==> flow/design.v <==
module Ram (
    input  wire        clka,
    input  wire        ena,
    input  wire [ 3:0] wea,
    input  wire [ 2:0] addra,
    input  wire [31:0] dina,
    output reg  [31:0] douta
);
reg [31:0] mem [0:7];
integer b;
always @(posedge clka) begin
    if (ena) begin
        for (b = 0; b < 4; b = b + 1) begin
            if (wea[b])
                mem[addra][b*8 +: 8] <= dina[b*8 +: 8];
        end
        douta <= {wea[3] ? dina[31:24] : mem[addra][31:24],
                  wea[2] ? dina[23:16] : mem[addra][23:16],
                  wea[1] ? dina[15: 8] : mem[addra][15: 8],
                  wea[0] ? dina[ 7: 0] : mem[addra][ 7: 0]};
    end
end
endmodule
module tagv_ram (
    input  wire        clka,
    input  wire        resetn,
    input  wire        ena,
    input  wire        wea,
    input  wire [ 2:0] addra,
    input  wire [25:0] dina,
    output reg  [25:0] douta
);
reg [24:0] tag_mem [0:7];
reg [ 7:0] v_mem;
always @(posedge clka) begin
    if (ena & wea)
        tag_mem[addra] <= dina[25:1];
end
always @(posedge clka) begin
    if (!resetn)
        v_mem <= 8'b0;
    else if (ena & wea)
        v_mem[addra] <= dina[0];
end
always @(posedge clka) begin
    if (ena)
        douta <= wea ? dina : {tag_mem[addra], v_mem[addra]};
end
endmodule
module cache(
    input  wire         clk,
    input  wire         resetn,
    input  wire         valid,
    input  wire         op,
    input  wire [ 2: 0] index,
    input  wire [24: 0] tag,
    input  wire [ 3: 0] offset,
    input  wire [ 3: 0] wstrb,
    input  wire [31: 0] wdata,
    output wire         addr_ok,
    output wire         data_ok,
    output wire [31: 0] rdata,
    output wire         rd_req,
    output wire [ 2: 0] rd_type,
    output wire [31: 0] rd_addr,
    input  wire         rd_rdy,
    input  wire         ret_valid,
    input  wire         ret_last,
    input  wire [31: 0] ret_data,
    output wire         wr_req,
    output wire [ 2: 0] wr_type,
    output wire [31: 0] wr_addr,
    output wire [ 3: 0] wr_wstrb,
    output wire [127:0] wr_data,
    input  wire         wr_rdy
);
parameter idle = 3'b000,lookup = 3'b001,miss = 3'b010,replace = 3'b011,refill = 3'b100;
reg op_reg; 
reg [ 2:0] index_reg;
reg [24:0] tag_reg;
reg [ 3:0] offset_reg;
reg [ 3:0] wstrb_reg;
reg [31:0] wdata_reg;
reg [2:0] state_main;
wire way0_hit;
wire way1_hit;
wire cache_hit;
wire [31:0] way0_load_word;
wire [31:0] way1_load_word;
wire load_res;
wire random; 
wire replace_data;
wire replace_tag;
wire replace_v;
wire replace_d;
reg [1:0] return_num;
reg w_way_reg;
reg [2:0] w_index_reg;
reg [3:0] w_offset_reg;
reg [3:0] w_wstrb_reg;
reg [31:0] w_data_reg;
wire [24:0] way0_tag;
wire way0_v;
wire wea_tagv0;
wire [2:0] addra_tagv0;
wire [25:0] dina_tagv0;
assign wea_tagv0 = ret_valid & ret_last & ~replace_way;
assign addra_tagv0 = ({3{state_main == lookup  || state_main == idle}} & index)
                 | ({3{state_main == miss || state_main == replace || state_main == refill}} & index_reg);
assign dina_tagv0 = {tag_reg,1'b1};                 
tagv_ram tagv_ram_way0 (
  .clka(clk),     
  .resetn(resetn),
  .ena(1'b1),       
  .wea(wea_tagv0),       
  .addra(addra_tagv0),   
  .dina(dina_tagv0),     
  .douta({way0_tag,way0_v})   
);
reg [7:0] way0_d_reg;
wire way0_d;
assign way0_d = way0_d_reg[index_reg];
always@(posedge clk)begin
    if(!resetn)
        way0_d_reg <= 8'b0;
    else if(wr_state & ~w_way_reg)
        way0_d_reg[w_index_reg] <= 1'b1;
    else if(state_main == refill & ret_valid & ret_last &~replace_way)
        way0_d_reg[index_reg] <= op_reg;    
end
wire [127:0] way0_data;
wire [2:0] addra_way0_bank0;
wire [3:0] wea_way0_bank0;
wire [31:0] dina_way0_bank0;
wire [2:0] addra_way0_bank1;
wire [3:0] wea_way0_bank1;
wire [31:0] dina_way0_bank1;
wire [2:0] addra_way0_bank3;
wire [3:0] wea_way0_bank3;
wire [31:0] dina_way0_bank3;
wire [2:0] addra_way0_bank2;
wire [3:0] wea_way0_bank2;
wire [31:0] dina_way0_bank2;
assign addra_way0_bank0 = (wr_state & ~w_offset_reg[3]&~w_offset_reg[2]) ? w_index_reg : 
                        addr_ok ? index : index_reg ;
assign wea_way0_bank0 = ({4{wr_state & ~w_offset_reg[3]&~w_offset_reg[2] & ~w_way_reg}} & w_wstrb_reg ) 
                     |({4{state_main == refill & (return_num == 2'd0) & ret_valid & ~replace_way}}); 
assign dina_way0_bank0 = ({32{wr_state}} & w_data_reg)  
                      | ({32{state_main == refill}})& (
                       ~offset_reg[3]&~offset_reg[2] & op_reg ? {
                                        wstrb_reg[3] ? wdata_reg[31:24] : ret_data[31:24],
                                        wstrb_reg[2] ? wdata_reg[23:16] : ret_data[23:16],
                                        wstrb_reg[1] ? wdata_reg[15: 8] : ret_data[15: 8],
                                        wstrb_reg[0] ? wdata_reg[ 7: 0] : ret_data[ 7: 0]
                                    } : ret_data);
Ram bank0_ram_way0 (  
  .clka(clk),     
  .ena(1'b1),       
  .wea(wea_way0_bank0),       
  .addra(addra_way0_bank0),   
  .dina(dina_way0_bank0),     
  .douta(way0_data[31:0])   
);
assign addra_way0_bank1 = (wr_state & ~w_offset_reg[3]&w_offset_reg[2]) ? w_index_reg : 
                        addr_ok ? index : index_reg ;
assign wea_way0_bank1 = ({4{wr_state & ~w_offset_reg[3]&w_offset_reg[2] & ~w_way_reg}} & w_wstrb_reg ) 
                     |({4{state_main == refill & (return_num == 2'd1) & ret_valid & ~replace_way}}); 
assign dina_way0_bank1 = ({32{wr_state}} & w_data_reg)  
                      | ({32{state_main == refill}})& (
                       ~offset_reg[3]& offset_reg[2] & op_reg ? {
                                        wstrb_reg[3] ? wdata_reg[31:24] : ret_data[31:24],
                                        wstrb_reg[2] ? wdata_reg[23:16] : ret_data[23:16],
                                        wstrb_reg[1] ? wdata_reg[15: 8] : ret_data[15: 8],
                                        wstrb_reg[0] ? wdata_reg[ 7: 0] : ret_data[ 7: 0]
                                    } : ret_data);
Ram bank1_ram_way0 (
  .clka(clk),     
  .ena(1'b1),       
  .wea(wea_way0_bank1),       
  .addra(addra_way0_bank1),   
  .dina(dina_way0_bank1),     
  .douta(way0_data[63:32])   
);
assign addra_way0_bank2 = (wr_state & w_offset_reg[3]&~w_offset_reg[2]) ? w_index_reg : 
                        addr_ok ? index : index_reg ;
assign wea_way0_bank2 = ({4{wr_state & w_offset_reg[3]&~w_offset_reg[2] & ~w_way_reg}} & w_wstrb_reg ) 
                     |({4{state_main == refill & (return_num == 2'd2) & ret_valid & ~replace_way}}); 
assign dina_way0_bank2 = ({32{wr_state}} & w_data_reg)  
                      | ({32{state_main == refill}})& (
                       offset_reg[3]&~offset_reg[2] & op_reg ? {
                                        wstrb_reg[3] ? wdata_reg[31:24] : ret_data[31:24],
                                        wstrb_reg[2] ? wdata_reg[23:16] : ret_data[23:16],
                                        wstrb_reg[1] ? wdata_reg[15: 8] : ret_data[15: 8],
                                        wstrb_reg[0] ? wdata_reg[ 7: 0] : ret_data[ 7: 0]
                                    } : ret_data);
Ram bank2_ram_way0 (
  .clka(clk),     
  .ena(1'b1),       
  .wea(wea_way0_bank2),       
  .addra(addra_way0_bank2),   
  .dina(dina_way0_bank2),     
  .douta(way0_data[95:64])   
);
assign addra_way0_bank3 = (wr_state & w_offset_reg[3]&w_offset_reg[2]) ? w_index_reg : 
                        addr_ok ? index : index_reg ;
assign wea_way0_bank3 = ({4{wr_state & w_offset_reg[3]&w_offset_reg[2] & ~w_way_reg}} & w_wstrb_reg ) 
                     |({4{state_main == refill & (return_num ==2'd3) & ret_valid & ~replace_way}}); 
assign dina_way0_bank3 = ({32{wr_state}} & w_data_reg)  
                      | (({32{state_main == refill}})& (
                       offset_reg[3]&offset_reg[2] & op_reg ? {
                                        wstrb_reg[3] ? wdata_reg[31:24] : ret_data[31:24],
                                        wstrb_reg[2] ? wdata_reg[23:16] : ret_data[23:16],
                                        wstrb_reg[1] ? wdata_reg[15: 8] : ret_data[15: 8],
                                        wstrb_reg[0] ? wdata_reg[ 7: 0] : ret_data[ 7: 0]
                                    } : ret_data));
Ram bank3_ram_way0 (
  .clka(clk),     
  .ena(1'b1),       
  .wea(wea_way0_bank3),       
  .addra(addra_way0_bank3),   
  .dina(dina_way0_bank3),     
  .douta(way0_data[127:96])   
);
wire [24:0] way1_tag;
wire way1_v;
wire wea_tagv1;
wire [2:0] addra_tagv1;
wire [25:0] dina_tagv1;
assign wea_tagv1 = ret_valid & ret_last & replace_way;
assign addra_tagv1 = ({3{state_main == lookup  || state_main == idle}} & index)
                 | ({3{state_main == miss || state_main == replace || state_main == refill}} & index_reg);
assign dina_tagv1 = {tag_reg,1'b1};                 
tagv_ram tagv_ram_way1 (
  .clka(clk),     
  .resetn(resetn),
  .ena(1'b1),       
  .wea(wea_tagv1),       
  .addra(addra_tagv1),   
  .dina(dina_tagv1),     
  .douta({way1_tag,way1_v})   
);
reg [7:0] way1_d_reg;
wire way1_d;
assign way1_d = way1_d_reg[index_reg];
always@(posedge clk)begin
    if(!resetn)
        way1_d_reg <= 8'b0;
    else if(wr_state & w_way_reg)
        way1_d_reg[w_index_reg] <= 1'b1;
    else if(state_main == refill & ret_valid & ret_last & replace_way)
        way1_d_reg[index_reg] <= op_reg;    
end
wire [127:0] way1_data;
wire [2:0] addra_way1_bank0;
wire [3:0] wea_way1_bank0;
wire [31:0] dina_way1_bank0;
wire [2:0] addra_way1_bank1;
wire [3:0] wea_way1_bank1;
wire [31:0] dina_way1_bank1;
wire [2:0] addra_way1_bank3;
wire [3:0] wea_way1_bank3;
wire [31:0] dina_way1_bank3;
wire [2:0] addra_way1_bank2;
wire [3:0] wea_way1_bank2;
wire [31:0] dina_way1_bank2;
assign addra_way1_bank0 = (wr_state & ~w_offset_reg[3]&~w_offset_reg[2]) ? w_index_reg : 
                        addr_ok ? index : index_reg ;
assign wea_way1_bank0 = ({4{wr_state & ~w_offset_reg[3]&~w_offset_reg[2] & w_way_reg}} & w_wstrb_reg ) 
                     |({4{state_main == refill & (return_num == 2'd0) & ret_valid & replace_way}}); 
assign dina_way1_bank0 = ({32{wr_state}} & w_data_reg)  
                      | ({32{state_main == refill}})& (
                       ~offset_reg[3]&~offset_reg[2] & op_reg ? {
                                        wstrb_reg[3] ? wdata_reg[31:24] : ret_data[31:24],
                                        wstrb_reg[2] ? wdata_reg[23:16] : ret_data[23:16],
                                        wstrb_reg[1] ? wdata_reg[15: 8] : ret_data[15: 8],
                                        wstrb_reg[0] ? wdata_reg[ 7: 0] : ret_data[ 7: 0]
                                    } : ret_data);
Ram bank0_ram_way1 (  
  .clka(clk),     
  .ena(1'b1),       
  .wea(wea_way1_bank0),       
  .addra(addra_way1_bank0),   
  .dina(dina_way1_bank0),     
  .douta(way1_data[31:0])   
);
assign addra_way1_bank1 = (wr_state & ~w_offset_reg[3]&w_offset_reg[2]) ? w_index_reg : 
                        addr_ok ? index : index_reg ;
assign wea_way1_bank1 = ({4{wr_state & ~w_offset_reg[3]&w_offset_reg[2] & w_way_reg}} & w_wstrb_reg ) 
                     |({4{state_main == refill & (return_num == 2'd1) & ret_valid & replace_way}}); 
assign dina_way1_bank1 = ({32{wr_state}} & w_data_reg)  
                      | ({32{state_main == refill}})& (
                       ~offset_reg[3]&offset_reg[2] & op_reg ? {
                                        wstrb_reg[3] ? wdata_reg[31:24] : ret_data[31:24],
                                        wstrb_reg[2] ? wdata_reg[23:16] : ret_data[23:16],
                                        wstrb_reg[1] ? wdata_reg[15: 8] : ret_data[15: 8],
                                        wstrb_reg[0] ? wdata_reg[ 7: 0] : ret_data[ 7: 0]
                                    } : ret_data);
Ram bank1_ram_way1 (
  .clka(clk),     
  .ena(1'b1),       
  .wea(wea_way1_bank1),       
  .addra(addra_way1_bank1),   
  .dina(dina_way1_bank1),     
  .douta(way1_data[63:32])   
);
assign addra_way1_bank2 = (wr_state & w_offset_reg[3]&~w_offset_reg[2]) ? w_index_reg : 
                        addr_ok ? index : index_reg ;
assign wea_way1_bank2 = ({4{wr_state & w_offset_reg[3]&~w_offset_reg[2] & w_way_reg}} & w_wstrb_reg ) 
                     |({4{state_main == refill & (return_num == 2'd2) & ret_valid & replace_way}}); 
assign dina_way1_bank2 = ({32{wr_state}} & w_data_reg)  
                      | ({32{state_main == refill}})& (
                       offset_reg[3]&~offset_reg[2] & op_reg ? {
                                        wstrb_reg[3] ? wdata_reg[31:24] : ret_data[31:24],
                                        wstrb_reg[2] ? wdata_reg[23:16] : ret_data[23:16],
                                        wstrb_reg[1] ? wdata_reg[15: 8] : ret_data[15: 8],
                                        wstrb_reg[0] ? wdata_reg[ 7: 0] : ret_data[ 7: 0]
                                    } : ret_data);
Ram bank2_ram_way1 (
  .clka(clk),     
  .ena(1'b1),       
  .wea(wea_way1_bank2),       
  .addra(addra_way1_bank2),   
  .dina(dina_way1_bank2),     
  .douta(way1_data[95:64])   
);
assign addra_way1_bank3 = (wr_state & w_offset_reg[3]&w_offset_reg[2]) ? w_index_reg : 
                        addr_ok ? index : index_reg ;
assign wea_way1_bank3 = ({4{wr_state & w_offset_reg[3]&w_offset_reg[2] & w_way_reg}} & w_wstrb_reg ) 
                     |({4{state_main == refill & (return_num == 2'd3) & ret_valid & replace_way}}); 
assign dina_way1_bank3 = ({32{wr_state}} & w_data_reg)  
                      | ({32{state_main == refill}})& (
                       (offset_reg[3]&offset_reg[2] & op_reg) ? {
                                        wstrb_reg[3] ? wdata_reg[31:24] : ret_data[31:24],
                                        wstrb_reg[2] ? wdata_reg[23:16] : ret_data[23:16],
                                        wstrb_reg[1] ? wdata_reg[15: 8] : ret_data[15: 8],
                                        wstrb_reg[0] ? wdata_reg[ 7: 0] : ret_data[ 7: 0]
                                    } : ret_data);
Ram bank3_ram_way1 (
  .clka(clk),     
  .ena(1'b1),       
  .wea(wea_way1_bank3),       
  .addra(addra_way1_bank3),   
  .dina(dina_way1_bank3),     
  .douta(way1_data[127:96])   
);
always@(posedge clk)begin
    if(!resetn)begin
        op_reg <= 1'b0; 
        index_reg <= 3'b0; 
        tag_reg <= 25'b0; 
        offset_reg <= 4'b0; 
        wstrb_reg <= 4'b0; 
        wdata_reg   <= 32'b0; 
    end
    else if((state_main == idle & valid & !hit_write_cf) |
            (state_main == lookup & (cache_hit & valid & (op | (!op & !hit_write_cf) ))))begin
        op_reg <= op; 
        index_reg <= index; 
        tag_reg <= tag; 
        offset_reg <= offset; 
        wstrb_reg <= wstrb; 
        wdata_reg   <= wdata;         
    end
end
assign way0_hit = way0_v && {way0_tag == tag_reg};
assign way1_hit = way1_v && {way1_tag == tag_reg};
assign cache_hit = way0_hit || way1_hit;
assign way0_load_word = way0_data[offset_reg[3:2]*32 +: 32];
assign way1_load_word = way1_data[offset_reg[3:2]*32 +: 32];
assign load_res = {32{way0_hit}} & way0_load_word
                | {32{way1_hit}} & way1_load_word
                | {32{~cache_hit}} & ret_data;
LFSR u_lfsr(
    .clk(clk),
    .reset(!resetn),
    .lfsr_bit(random)
);                
reg replace_way; 
always@(posedge clk)begin
    if(!resetn)begin
        replace_way <= 1'b0;
    end
    else if(state_main == miss & wr_rdy)begin
        replace_way <= random;
    end
end
always@(posedge clk)begin
    if(!resetn | (state_main == replace && rd_rdy))
        return_num <= 2'b0;
    else if(ret_valid)begin
        return_num <= return_num + 2'b1;
    end
end
always@(posedge clk)begin
    if(!resetn)begin
        state_main <= idle;
    end
    else if(state_main == idle)begin
        if(valid & !hit_write_cf)begin
            state_main <= lookup;       
        end
    end
    else if(state_main == lookup)begin
        if(cache_hit & (!valid | (valid & hit_write_cf)))begin
            state_main <= idle;
        end    
        else if(!cache_hit)begin
            state_main <= miss;
        end 
    end
    else if(state_main == miss)begin
        if(wr_rdy)begin
            state_main <= replace;
        end
    end
    else if(state_main == replace)begin
        if(rd_rdy)begin
            state_main <= refill;
        end
    end
    else if(state_main == refill)begin
        if(ret_valid & ret_last)begin
            state_main <= idle;
        end
    end
    else 
        state_main <= idle;
end
reg wr_state;
wire hit_write_sign;
wire hit_write_cf;
assign hit_write_sign = (state_main == lookup) & op_reg & cache_hit;
assign hit_write_cf = ( (state_main == lookup) & op_reg & (!op & valid) & ({tag,index,offset} == {tag_reg,index_reg,offset_reg}) ) 
                    | ( wr_state & (!op & valid) & (offset[3:2] == w_offset_reg[3:2]));
always@(posedge clk)begin
    if(!resetn)begin
        wr_state <= 1'b0;
        w_way_reg <= 1'b0;
        w_index_reg <= 3'b0;
        w_offset_reg <= 4'b0;
        w_wstrb_reg <= 4'b0;
        w_data_reg <= 32'b0;
    end
    else if(~wr_state)begin
        if(hit_write_sign)begin
            wr_state <= 1'b1;
            w_way_reg <= way1_hit;
            w_index_reg <= index_reg;
            w_offset_reg <= offset_reg;
            w_wstrb_reg <= wstrb_reg;
            w_data_reg <= wdata_reg; 
        end 
    end
    else if(wr_state)begin
        if(hit_write_sign)begin
            w_way_reg <= way1_hit;
            w_index_reg <= index_reg;
            w_offset_reg <= offset_reg;
            w_wstrb_reg <= wstrb_reg;
            w_data_reg <= wdata_reg; 
        end
        else begin
            wr_state <= 1'b0;
        end    
    end
    else 
        wr_state <= 1'b0;
end
assign addr_ok = ((state_main == idle) & !hit_write_cf) || 
                 (state_main == lookup & (cache_hit & valid & (op | (!op & !hit_write_cf) ))); 
assign data_ok = (state_main == lookup & (cache_hit)) ||
                 (state_main == refill && ret_valid && return_num == offset_reg[3:2]);
assign rdata = ({32{state_main == lookup & way0_hit}} & way0_load_word)
             | ({32{state_main == lookup & way1_hit}} & way1_load_word)
             | ({32{state_main == refill}} & ret_data);                  
assign rd_req = (state_main == replace);
assign rd_type = 3'b100;
assign rd_addr = {tag_reg,index_reg,4'd0};
reg wr_req_reg;
assign wr_req = wr_req_reg & 
            ((replace_way) ? (way1_d & way1_v) : (way0_d & way0_v));
assign wr_type = 3'b100;
assign wr_addr = {(replace_way ? way1_tag : way0_tag),index_reg,4'd0};
assign wr_wstrb = 4'b1111;
assign wr_data = replace_way ? way1_data : way0_data;
always@(posedge clk)begin
    if(!resetn)
        wr_req_reg <= 1'b0;
    else if(state_main == miss & wr_rdy)
        wr_req_reg <= 1'b1;
    else if(wr_rdy)
        wr_req_reg <= 1'b0;
end                 
endmodule
module LFSR (
    input wire clk,
    input wire reset,
    output reg lfsr_bit
);
    reg [7:0] lfsr;
    always @(posedge clk) begin
        if (reset) begin
            lfsr <= 8'h1;  
        end else begin
            lfsr <= {lfsr[6:0], lfsr[7] ^ lfsr[5]};  
        end
    end
    always @(posedge clk) begin
        if (reset) begin
            lfsr_bit <= 1'b0;
        end else begin
            lfsr_bit <= lfsr[0];  
        end
    end
endmodule
Memo
Re: synthesis data of cache

Tool chain data of cache
Tool output for the design above before and after an edit, in the order of the flow.
"before" refers to lines of the RTL above, "after" to lines of the edited file.
"diff" is "after" less "before", of the values as shown.
Library cell names are shortened.
{"block": "design", "top_module": "cache", "clk_port": "clk", "lib": "sky130hd", "pvt_corner": "tt_025C_1v80"}

Edit of the RTL
The edit as a unified diff against the file above.
A script made this edit. It changes what the design does and was not meant as an optimisation.
begin of diff
@@ -70,9 +70,13 @@
     output wire         wr_req,
     output wire [ 2: 0] wr_type,
-    output wire [31: 0] wr_addr,
+    output wire [31: 0] wr_addr_ext,
     output wire [ 3: 0] wr_wstrb,
     output wire [127:0] wr_data,
     input  wire         wr_rdy
 );
+wire [31: 0] wr_addr;
+reg [31: 0] wr_addr_dly;
+always @(posedge clk) wr_addr_dly <= wr_addr;
+assign wr_addr_ext = wr_addr_dly;
 parameter idle = 3'b000,lookup = 3'b001,miss = 3'b010,replace = 3'b011,refill = 3'b100;
 reg op_reg; 
end of diff

After elaboration
Counts by Yosys on the flattened word-level netlist (proc, flatten, opt, wreduce; memories kept). Register bits leave out memories and registers merged into their read ports (data or address). Print and check cells are left out. Cells with the same type and inputs are merged into one.
Yosys's memory passes give these memory sizes; they may raise the number of words (mostly to a power of two), join words into wider ones and drop unused or constant bits.
{"block": "bits", "item": "register_bits", "before": 164, "after": 192, "diff": 28}
{"block": "bits", "item": "mem_bits_rw", "before": 2448, "after": 2448, "diff": 0}
{"block": "bits", "item": "clocked_rd_ports_x_width", "before": 306, "after": 306, "diff": 0}
{"block": "bits", "item": "mem_count", "before": 10, "after": 10, "diff": 0}
{"block": "bits", "item": "in_bits", "before": 108, "after": 108, "diff": 0}
{"block": "bits", "item": "elab_cells", "before": 321, "after": 322, "diff": 1}
{"block": "op_classes", "item": "n_addsub", "before": 4, "after": 4, "diff": 0}
{"block": "op_classes", "item": "equal", "before": 17, "after": 17, "diff": 0}
{"block": "op_classes", "item": "shift", "before": 10, "after": 10, "diff": 0}
{"block": "op_classes", "item": "n_mux", "before": 104, "after": 104, "diff": 0}
{"block": "op_classes", "item": "bitwise", "before": 131, "after": 131, "diff": 0}
{"block": "op_classes", "item": "n_reduce_logical", "before": 21, "after": 21, "diff": 0}
{"block": "memory_table", "item": "memory_list", "before": "bank0_ram_way0.mem 8 x 32 bit 1R1W; bank0_ram_way1.mem 8 x 32 bit 1R1W; bank1_ram_way0.mem 8 x 32 bit 1R1W; bank1_ram_way1.mem 8 x 32 bit 1R1W; bank2_ram_way0.mem 8 x 32 bit 1R1W; bank2_ram_way1.mem 8 x 32 bit 1R1W; [+4]", "after": "bank0_ram_way0.mem 8 x 32 bit 1R1W; bank0_ram_way1.mem 8 x 32 bit 1R1W; bank1_ram_way0.mem 8 x 32 bit 1R1W; bank1_ram_way1.mem 8 x 32 bit 1R1W; bank2_ram_way0.mem 8 x 32 bit 1R1W; bank2_ram_way1.mem 8 x 32 bit 1R1W; [+4]"}
The mark [+n] counts cells that are not listed.
{"block": "ops", "operator": "AND 1 bit", "before": 71, "after": 71, "diff": 0}
{"block": "ops", "operator": "2-to-1 mux 1 bit", "before": 38, "after": 38, "diff": 0}
{"block": "ops", "operator": "2-to-1 mux 32 bit", "before": 36, "after": 36, "diff": 0}
{"block": "ops", "operator": "2-to-1 mux 3 bit", "before": 18, "after": 18, "diff": 0}
{"block": "ops", "operator": "AND 32 bit", "before": 8, "after": 8, "diff": 0}
{"block": "ops", "operator": "AND 4 bit", "before": 8, "after": 8, "diff": 0}
{"block": "ops", "operator": "2-to-1 mux 8 bit", "before": 8, "after": 8, "diff": 0}
{"block": "ops", "operator": "OR 4 bit", "before": 8, "after": 8, "diff": 0}
{"block": "ops", "operator": "AND 8 bit", "before": 6, "after": 6, "diff": 0}
{"block": "ops", "operator": "logical OR 1 bit", "before": 6, "after": 6, "diff": 0}
{"block": "ops", "operator": "NOT 1 bit", "before": 6, "after": 6, "diff": 0}
{"block": "ops", "operator": "OR 32 bit", "before": 6, "after": 6, "diff": 0}
{"block": "ops", "operator": "OR 8 bit", "before": 6, "after": 6, "diff": 0}
{"block": "ops", "operator": "logical AND 1 bit", "before": 5, "after": 5, "diff": 0}
{"block": "ops", "operator": "OR 1 bit", "before": 5, "after": 5, "diff": 0}
{"block": "ops", "operator": "logical NOT 1 bit", "before": 4, "after": 4, "diff": 0}
{"block": "ops", "operator": "variable part select 8 x 3 -> 1 bit", "before": 4, "after": 4, "diff": 0}
{"block": "ops", "operator": "2-to-1 mux 25 bit", "before": 3, "after": 3, "diff": 0}
{"block": "ops", "operator": "negation 3 -> 4 bit", "before": 3, "after": 3, "diff": 0}
{"block": "ops", "operator": "NOT 8 bit", "before": 3, "after": 3, "diff": 0}
{"block": "ops", "operator": "nonzero test 2 bit", "before": 3, "after": 3, "diff": 0}
{"block": "ops", "operator": "variable shift 1 x 4 -> 8 bit (first input constant)", "before": 3, "after": 3, "diff": 0}
{"block": "ops", "operator": "AND 3 bit", "before": 2, "after": 2, "diff": 0}
{"block": "ops", "operator": "== test 2 bit", "before": 2, "after": 2, "diff": 0}
{"block": "ops", "operator": "== test 2 bit (second input constant)", "before": 2, "after": 2, "diff": 0}
{"block": "ops", "operator": "== test 25 bit", "before": 2, "after": 2, "diff": 0}
{"block": "ops", "operator": "== test 3 x 2 -> 1 bit (second input constant)", "before": 2, "after": 2, "diff": 0}
{"block": "ops", "operator": "!= test 4 bit (second input constant)", "before": 2, "after": 2, "diff": 0}
Not every row of either side is listed.

Depth
Longest topological path by Yosys (ltp), each cell counted once; first at word level (registers and memories cut), then after technology mapping (sequential cells cut; the memories' decode and read muxes count).
{"block": "depth", "item": "ltp_word", "before": 13, "after": 13, "diff": 0}
{"block": "depth", "item": "abc_area", "before": "0", "after": "0"}
{"block": "depth", "item": "mapped_depth", "before": 18, "after": 18, "diff": 0}
{"block": "depth", "item": "mapped_depth_nobuf", "before": 11, "after": 10, "diff": -1}

Synthesis result
Source: synth_stat.txt of the flow (Yosys; design flattened, memories mapped). It holds for the ABC_AREA given above (unset counts as 0); a run with the other value may have another netlist.
{"block": "types", "type": "mux2i_1", "before": 710, "after": 526, "diff": -184}
{"block": "types", "type": "nor2_1", "before": 193, "after": 330, "diff": 137}
{"block": "types", "type": "a211oi_1", "before": 111, "after": 0, "diff": -111}
{"block": "types", "type": "mux2_2", "before": 29, "after": 132, "diff": 103}
{"block": "types", "type": "nor3_1", "before": 146, "after": 222, "diff": 76}
{"block": "types", "type": "a21oi_1", "before": 117, "after": 189, "diff": 72}
{"block": "types", "type": "nor3_2", "before": 0, "after": 47, "diff": 47}
{"block": "types", "type": "a31o_2", "before": 0, "after": 34, "diff": 34}
{"block": "types", "type": "nand2_1", "before": 219, "after": 187, "diff": -32}
{"block": "types", "type": "inv_1", "before": 16, "after": 47, "diff": 31}
{"block": "types", "type": "o211ai_1", "before": 9, "after": 39, "diff": 30}
{"block": "types", "type": "o21ai_0", "before": 212, "after": 183, "diff": -29}
{"block": "types", "type": "nand4_1", "before": 20, "after": 49, "diff": 29}
{"block": "types", "type": "dfxtp_1", "before": 178, "after": 206, "diff": 28}
{"block": "types", "type": "nor4_1", "before": 38, "after": 10, "diff": -28}
{"block": "types", "type": "o311ai_1", "before": 20, "after": 0, "diff": -20}
{"block": "types", "type": "xnor2_1", "before": 64, "after": 45, "diff": -19}
{"block": "types", "type": "a22oi_1", "before": 32, "after": 44, "diff": 12}
Not every row of either side is listed.
{"block": "synth_totals", "item": "cell_count", "before": 5859, "after": 6025, "diff": 166}
{"block": "synth_totals", "item": "mapped_area_um2", "before": 108745.5, "after": 109424.9, "diff": 679.4}
{"block": "synth_totals", "item": "seq_area_um2", "before": 77073.9, "after": 77634.5, "diff": 560.6}
{"block": "synth_totals", "item": "ff_cells", "before": 2626, "after": 2654, "diff": 28}
{"block": "synth_totals", "item": "buf_cells", "before": 403, "after": 405, "diff": 2}
By module: a second synthesis without flattening, with its own total; a netlist apart from the flattened one above.
{"block": "unflattened", "item": "cells_unflattened", "before": 8069, "after": 8073, "diff": 4}
{"block": "unflattened", "item": "area_unflattened_um2", "before": 123289.5, "after": 123948.9, "diff": 659.4}
Rows give one instance, submodules left out.
{"block": "modules_before", "module": "Ram", "n_inst": 8, "n_cells": 664, "mod_area_um2": 11392.2, "mod_seq_area_um2": 8648.3}
{"block": "modules_before", "module": "tagv_ram", "n_inst": 2, "n_cells": 553, "mod_area_um2": 9283.9, "mod_seq_area_um2": 6946.7}
{"block": "modules_before", "module": "cache", "n_inst": 1, "n_cells": 1634, "mod_area_um2": 13365.3, "mod_seq_area_um2": 2742.6}
{"block": "modules_before", "module": "LFSR", "n_inst": 1, "n_cells": 17, "mod_area_um2": 219.0, "mod_seq_area_um2": 160.2}
{"block": "modules_after", "module": "Ram", "n_inst": 8, "n_cells": 664, "mod_area_um2": 11392.2, "mod_seq_area_um2": 8648.3}
{"block": "modules_after", "module": "tagv_ram", "n_inst": 2, "n_cells": 553, "mod_area_um2": 9283.9, "mod_seq_area_um2": 6946.7}
{"block": "modules_after", "module": "cache", "n_inst": 1, "n_cells": 1638, "mod_area_um2": 14024.7, "mod_seq_area_um2": 3303.2}
{"block": "modules_after", "module": "LFSR", "n_inst": 1, "n_cells": 17, "mod_area_um2": 219.0, "mod_seq_area_um2": 160.2}

Path before layout
Source: OpenSTA report_checks on the synthesized netlist (no wires, ideal clock, input and output delay 20% of the period each), path of least setup slack; recovery checks are left aside. Register names are those of the netlist, which keeps one name where synthesis merged equal registers.
{"block": "synth_path", "item": "path_type", "before": "in2reg", "after": "in2reg"}
{"block": "synth_path", "item": "startpoint", "before": "input port tag[17]", "after": "input port index[0]"}
{"block": "synth_path", "item": "endpoint", "before": "memory bank1_ram_way1.mem[5][24]", "after": "memory bank0_ram_way1.mem[5][24]"}
{"block": "synth_path", "item": "period_ns", "before": 8.0, "after": 8.0, "diff": 0.0}
{"block": "synth_path", "item": "setup_ns", "before": 0.395, "after": 0.383, "diff": -0.012}
{"block": "synth_path", "item": "t_arrival_ns", "before": 4.357, "after": 4.568, "diff": 0.211}
{"block": "synth_path", "item": "t_required_ns", "before": 7.605, "after": 7.617, "diff": 0.012}
{"block": "synth_path", "item": "path_slack_ns", "before": 3.248, "after": 3.049, "diff": -0.199}
{"block": "synth_path", "item": "delay_ns", "before": 3.152, "after": 3.351, "diff": 0.199}
{"block": "synth_path", "item": "stages", "before": 11, "after": 11, "diff": 0}
{"block": "synth_path", "item": "path_buffers", "before": 2, "after": 2, "diff": 0}
{"block": "synth_path", "item": "period_less_setup_slack_ns", "before": 4.752, "after": 4.951, "diff": 0.199}
"delay_ns" is the arrival time less input delay plus setup time.
"stages": output pins that drive a net of the path, with the launching flip-flop's if there is one; two outputs of one cell count as two.
"period_less_setup_slack_ns" is the clock period less the worst setup slack; recovery checks do not enter. This is arithmetic on one report: input and output delays are still those of the set period (20% each).
The rows between start and end are the longest chain of elaborated cells between them; the timing report does not say that the signal goes this way. Where chains are equally long, one stands for them.
Each line given opens the expression or statement behind the cell; cells for indexed reads and writes are added by Yosys, which also makes memories of some case tables.
{"block": "synth_via_before", "path_cell_list": "xnor2_1 -> nand4_1 -> nor4_1 -> nand3_1 -> nand3_1 -> o22ai_1 -> or2_2 -> buf_1 -> o21a_1 -> buf_1 -> nor4_1", "elab_chain_len": 11, "cone_cells": 12, "cone_classes": "eq/ne (1); mux (2); logic (7); reduce/logical (2)"}
{"block": "synth_lines_before", "item": "start, declared", "line_no": 56, "rtl": "input  wire [24: 0] tag,"}
{"block": "synth_lines_before", "item": "== test 32 bit", "line_no": 433, "rtl": "assign hit_write_cf = ( (state_main == lookup) & op_reg & (!op & valid) & ({tag,index,offset} == {tag_reg,inde ..."}
{"block": "synth_lines_before", "item": "AND 1 bit", "line_no": 433}
{"block": "synth_lines_before", "item": "OR 1 bit", "line_no": 433}
{"block": "synth_lines_before", "item": "logical NOT 1 bit", "line_no": 470, "rtl": "(state_main == lookup & (cache_hit & valid & (op | (!op & !hit_write_cf) )));"}
{"block": "synth_lines_before", "item": "AND 1 bit", "line_no": 470}
{"block": "synth_lines_before", "item": "OR 1 bit", "line_no": 470}
{"block": "synth_lines_before", "item": "AND 1 bit x2", "line_no": 470}
{"block": "synth_lines_before", "item": "logical OR 1 bit", "line_no": 469, "rtl": "assign addr_ok = ((state_main == idle) & !hit_write_cf) ||"}
{"block": "synth_lines_before", "item": "2-to-1 mux 3 bit", "line_no": 287, "rtl": "addr_ok ? index : index_reg ;"}
{"block": "synth_lines_before", "item": "2-to-1 mux 3 bit", "line_no": 286, "rtl": "assign addra_way1_bank1 = (wr_state & ~w_offset_reg[3]&w_offset_reg[2]) ? w_index_reg :"}
{"block": "synth_lines_before", "item": "end, declared", "line_no": 9, "rtl": "reg [31:0] mem [0:7];"}
{"block": "synth_via_after", "path_cell_list": "clkbuf_1 -> xnor2_1 -> nand4_1 -> nor4_1 -> and4_1 -> nor4_1 -> a311oi_1 -> o211ai_1 -> clkbuf_1 -> a31o_2 -> nor3_1", "elab_chain_len": 11, "cone_cells": 12, "cone_classes": "eq/ne (1); mux (2); logic (7); reduce/logical (2)"}
{"block": "synth_lines_after", "item": "start, declared", "line_no": 55, "rtl": "input  wire [ 2: 0] index,"}
{"block": "synth_lines_after", "item": "== test 32 bit", "line_no": 437, "rtl": "assign hit_write_cf = ( (state_main == lookup) & op_reg & (!op & valid) & ({tag,index,offset} == {tag_reg,inde ..."}
{"block": "synth_lines_after", "item": "AND 1 bit", "line_no": 437}
{"block": "synth_lines_after", "item": "OR 1 bit", "line_no": 437}
{"block": "synth_lines_after", "item": "logical NOT 1 bit", "line_no": 474, "rtl": "(state_main == lookup & (cache_hit & valid & (op | (!op & !hit_write_cf) )));"}
{"block": "synth_lines_after", "item": "AND 1 bit", "line_no": 474}
{"block": "synth_lines_after", "item": "OR 1 bit", "line_no": 474}
{"block": "synth_lines_after", "item": "AND 1 bit x2", "line_no": 474}
{"block": "synth_lines_after", "item": "logical OR 1 bit", "line_no": 473, "rtl": "assign addr_ok = ((state_main == idle) & !hit_write_cf) ||"}
{"block": "synth_lines_after", "item": "2-to-1 mux 3 bit", "line_no": 271, "rtl": "addr_ok ? index : index_reg ;"}
{"block": "synth_lines_after", "item": "2-to-1 mux 3 bit", "line_no": 270, "rtl": "assign addra_way1_bank0 = (wr_state & ~w_offset_reg[3]&~w_offset_reg[2]) ? w_index_reg :"}
{"block": "synth_lines_after", "item": "end, declared", "line_no": 9, "rtl": "reg [31:0] mem [0:7];"}

Timing after layout
Path of least setup slack in the final report of the runs of set A (OpenROAD, finished layout, wires in). Where an end is a register, its clock arrival counts in the times.
{"block": "layout_path", "item": "path_type", "before": "reg2out", "after": "reg2out"}
{"block": "layout_path", "item": "startpoint", "before": "register (name not given)", "after": "register (name not given)"}
{"block": "layout_path", "item": "endpoint", "before": "output port addr_ok", "after": "output port addr_ok"}
{"block": "layout_path", "item": "period_ns", "before": 7.62, "after": 7.62, "diff": 0.00}
{"block": "layout_path", "item": "t_arrival_ns", "before": 5.96, "after": 5.87, "diff": -0.09}
{"block": "layout_path", "item": "t_required_ns", "before": 6.10, "after": 6.10, "diff": 0.00}
{"block": "layout_path", "item": "path_slack_ns", "before": 0.13, "after": 0.23, "diff": 0.10}
{"block": "layout_path", "item": "stages", "before": 15, "after": 13, "diff": -2}
{"block": "layout_path", "item": "path_buffers", "before": 5, "after": 4, "diff": -1}
{"block": "layout_via_before", "path_cell_list": "dfxtp_4 -> buf_12 -> mux4_2 -> mux2i_1 -> nor2_1 -> a211oi_1 -> nand4_1 -> nor4_2 -> buf_4 -> nand2_2 -> buf_12 -> and2_1 -> o21ai_1 -> buf_4 -> clkdlybuf4s50_1"}
{"block": "layout_lines_before", "item": "end, declared", "line_no": 60, "rtl": "output wire         addr_ok,"}
before: No chain of elaborated cells between the ends is given.
{"block": "layout_via_after", "path_cell_list": "dfxtp_4 -> buf_16 -> mux4_2 -> mux2i_1 -> xor2_1 -> o21ai_1 -> or4_4 -> nor4_2 -> buf_12 -> nor2_1 -> o21ai_0 -> buf_4 -> clkdlybuf4s50_1"}
{"block": "layout_lines_after", "item": "end, declared", "line_no": 60, "rtl": "output wire         addr_ok,"}
after: No chain of elaborated cells between the ends is given.

Measured runs
Both versions went through the flow (Yosys, OpenROAD) with the same settings in each pair. Constraints: input delay and output delay 20% of the set period each, output load 0.01 pF.
{"block": "settings_set_A", "CORE_UTILIZATION": 40, "period_ns": 7.62, "CAP_MARGIN": 20, "CORE_MARGIN": 2, "SLEW_MARGIN": 20}
{"block": "results_set_A", "item": "ys_area_um2", "before": 108745.5, "after": 109424.9, "diff": 679.4}
{"block": "results_set_A", "item": "total_die_area_um2", "before": 276050.0, "after": 277761.0, "diff": 1711.0}
{"block": "results_set_A", "item": "final_stdcell_area_um2", "before": 128952.0, "after": 128727.0, "diff": -225.0}
{"block": "results_set_A", "item": "utilization_pct", "before": 47.7, "after": 47.2, "diff": -0.5}
{"block": "results_set_A", "item": "worst_setup_slack_ns", "before": 0.134, "after": 0.228, "diff": 0.094}
{"block": "results_set_A", "item": "setup_tns_ns", "before": 0.000, "after": 0.000, "diff": 0.000}
{"block": "results_set_A", "item": "worst_hold_slack_ns", "before": 0.387, "after": 0.439, "diff": 0.052}
{"block": "results_set_A", "item": "design_power_w", "before": 0.032754, "after": 0.032744, "diff": -0.000010}
{"block": "results_set_A", "item": "timing.achieved_period_ns", "before": 7.486, "after": 7.392, "diff": -0.094}
{"block": "settings_set_B", "ABC_AREA": 0, "CELL_PAD_IN_SITES_DETAIL_PLACEMENT": 0, "CELL_PAD_IN_SITES_GLOBAL_PLACEMENT": 0, "CORE_MARGIN": 9, "CORE_UTILIZATION": 62, "CTS_CLUSTER_SIZE": 74, "GPL_TIMING_DRIVEN": 0, "HOLD_SLACK_MARGIN": 0.17, "MAX_ROUTING_LAYER": "met5", "MIN_ROUTING_LAYER": "met1", "PLACE_DENSITY_LB_ADDON": 0.0, "SETUP_SLACK_MARGIN": 0.03, "SLEW_MARGIN": 20, "TNS_END_PERCENT": 15, "period_ns": 5.36, "CAP_MARGIN": 20}
{"block": "results_set_B", "item": "ys_area_um2", "before": 108745.5, "after": 109424.9, "diff": 679.4}
{"block": "results_set_B", "item": "total_die_area_um2", "before": 190799.0, "after": 191940.0, "diff": 1141.0}
{"block": "results_set_B", "item": "final_stdcell_area_um2", "before": 133400.0, "after": 131636.0, "diff": -1764.0}
{"block": "results_set_B", "item": "utilization_pct", "before": 76.6, "after": 75.4, "diff": -1.2}
{"block": "results_set_B", "item": "worst_setup_slack_ns", "before": -0.612, "after": -0.820, "diff": -0.208}
{"block": "results_set_B", "item": "setup_tns_ns", "before": -91.273, "after": -45.349, "diff": 45.924}
{"block": "results_set_B", "item": "worst_hold_slack_ns", "before": 0.435, "after": 0.407, "diff": -0.028}
{"block": "results_set_B", "item": "design_power_w", "before": 0.046215, "after": 0.046583, "diff": 0.000368}
{"block": "results_set_B", "item": "timing.achieved_period_ns", "before": 5.972, "after": 6.180, "diff": 0.208}
"timing.achieved_period_ns" is the run's clock period less its worst setup slack. It is reckoned from that one timing run; input and output delays stay at 20% of the period that was set.
"design_power_w" rests on the timing tool's default activity at the inputs, not on a simulated workload.
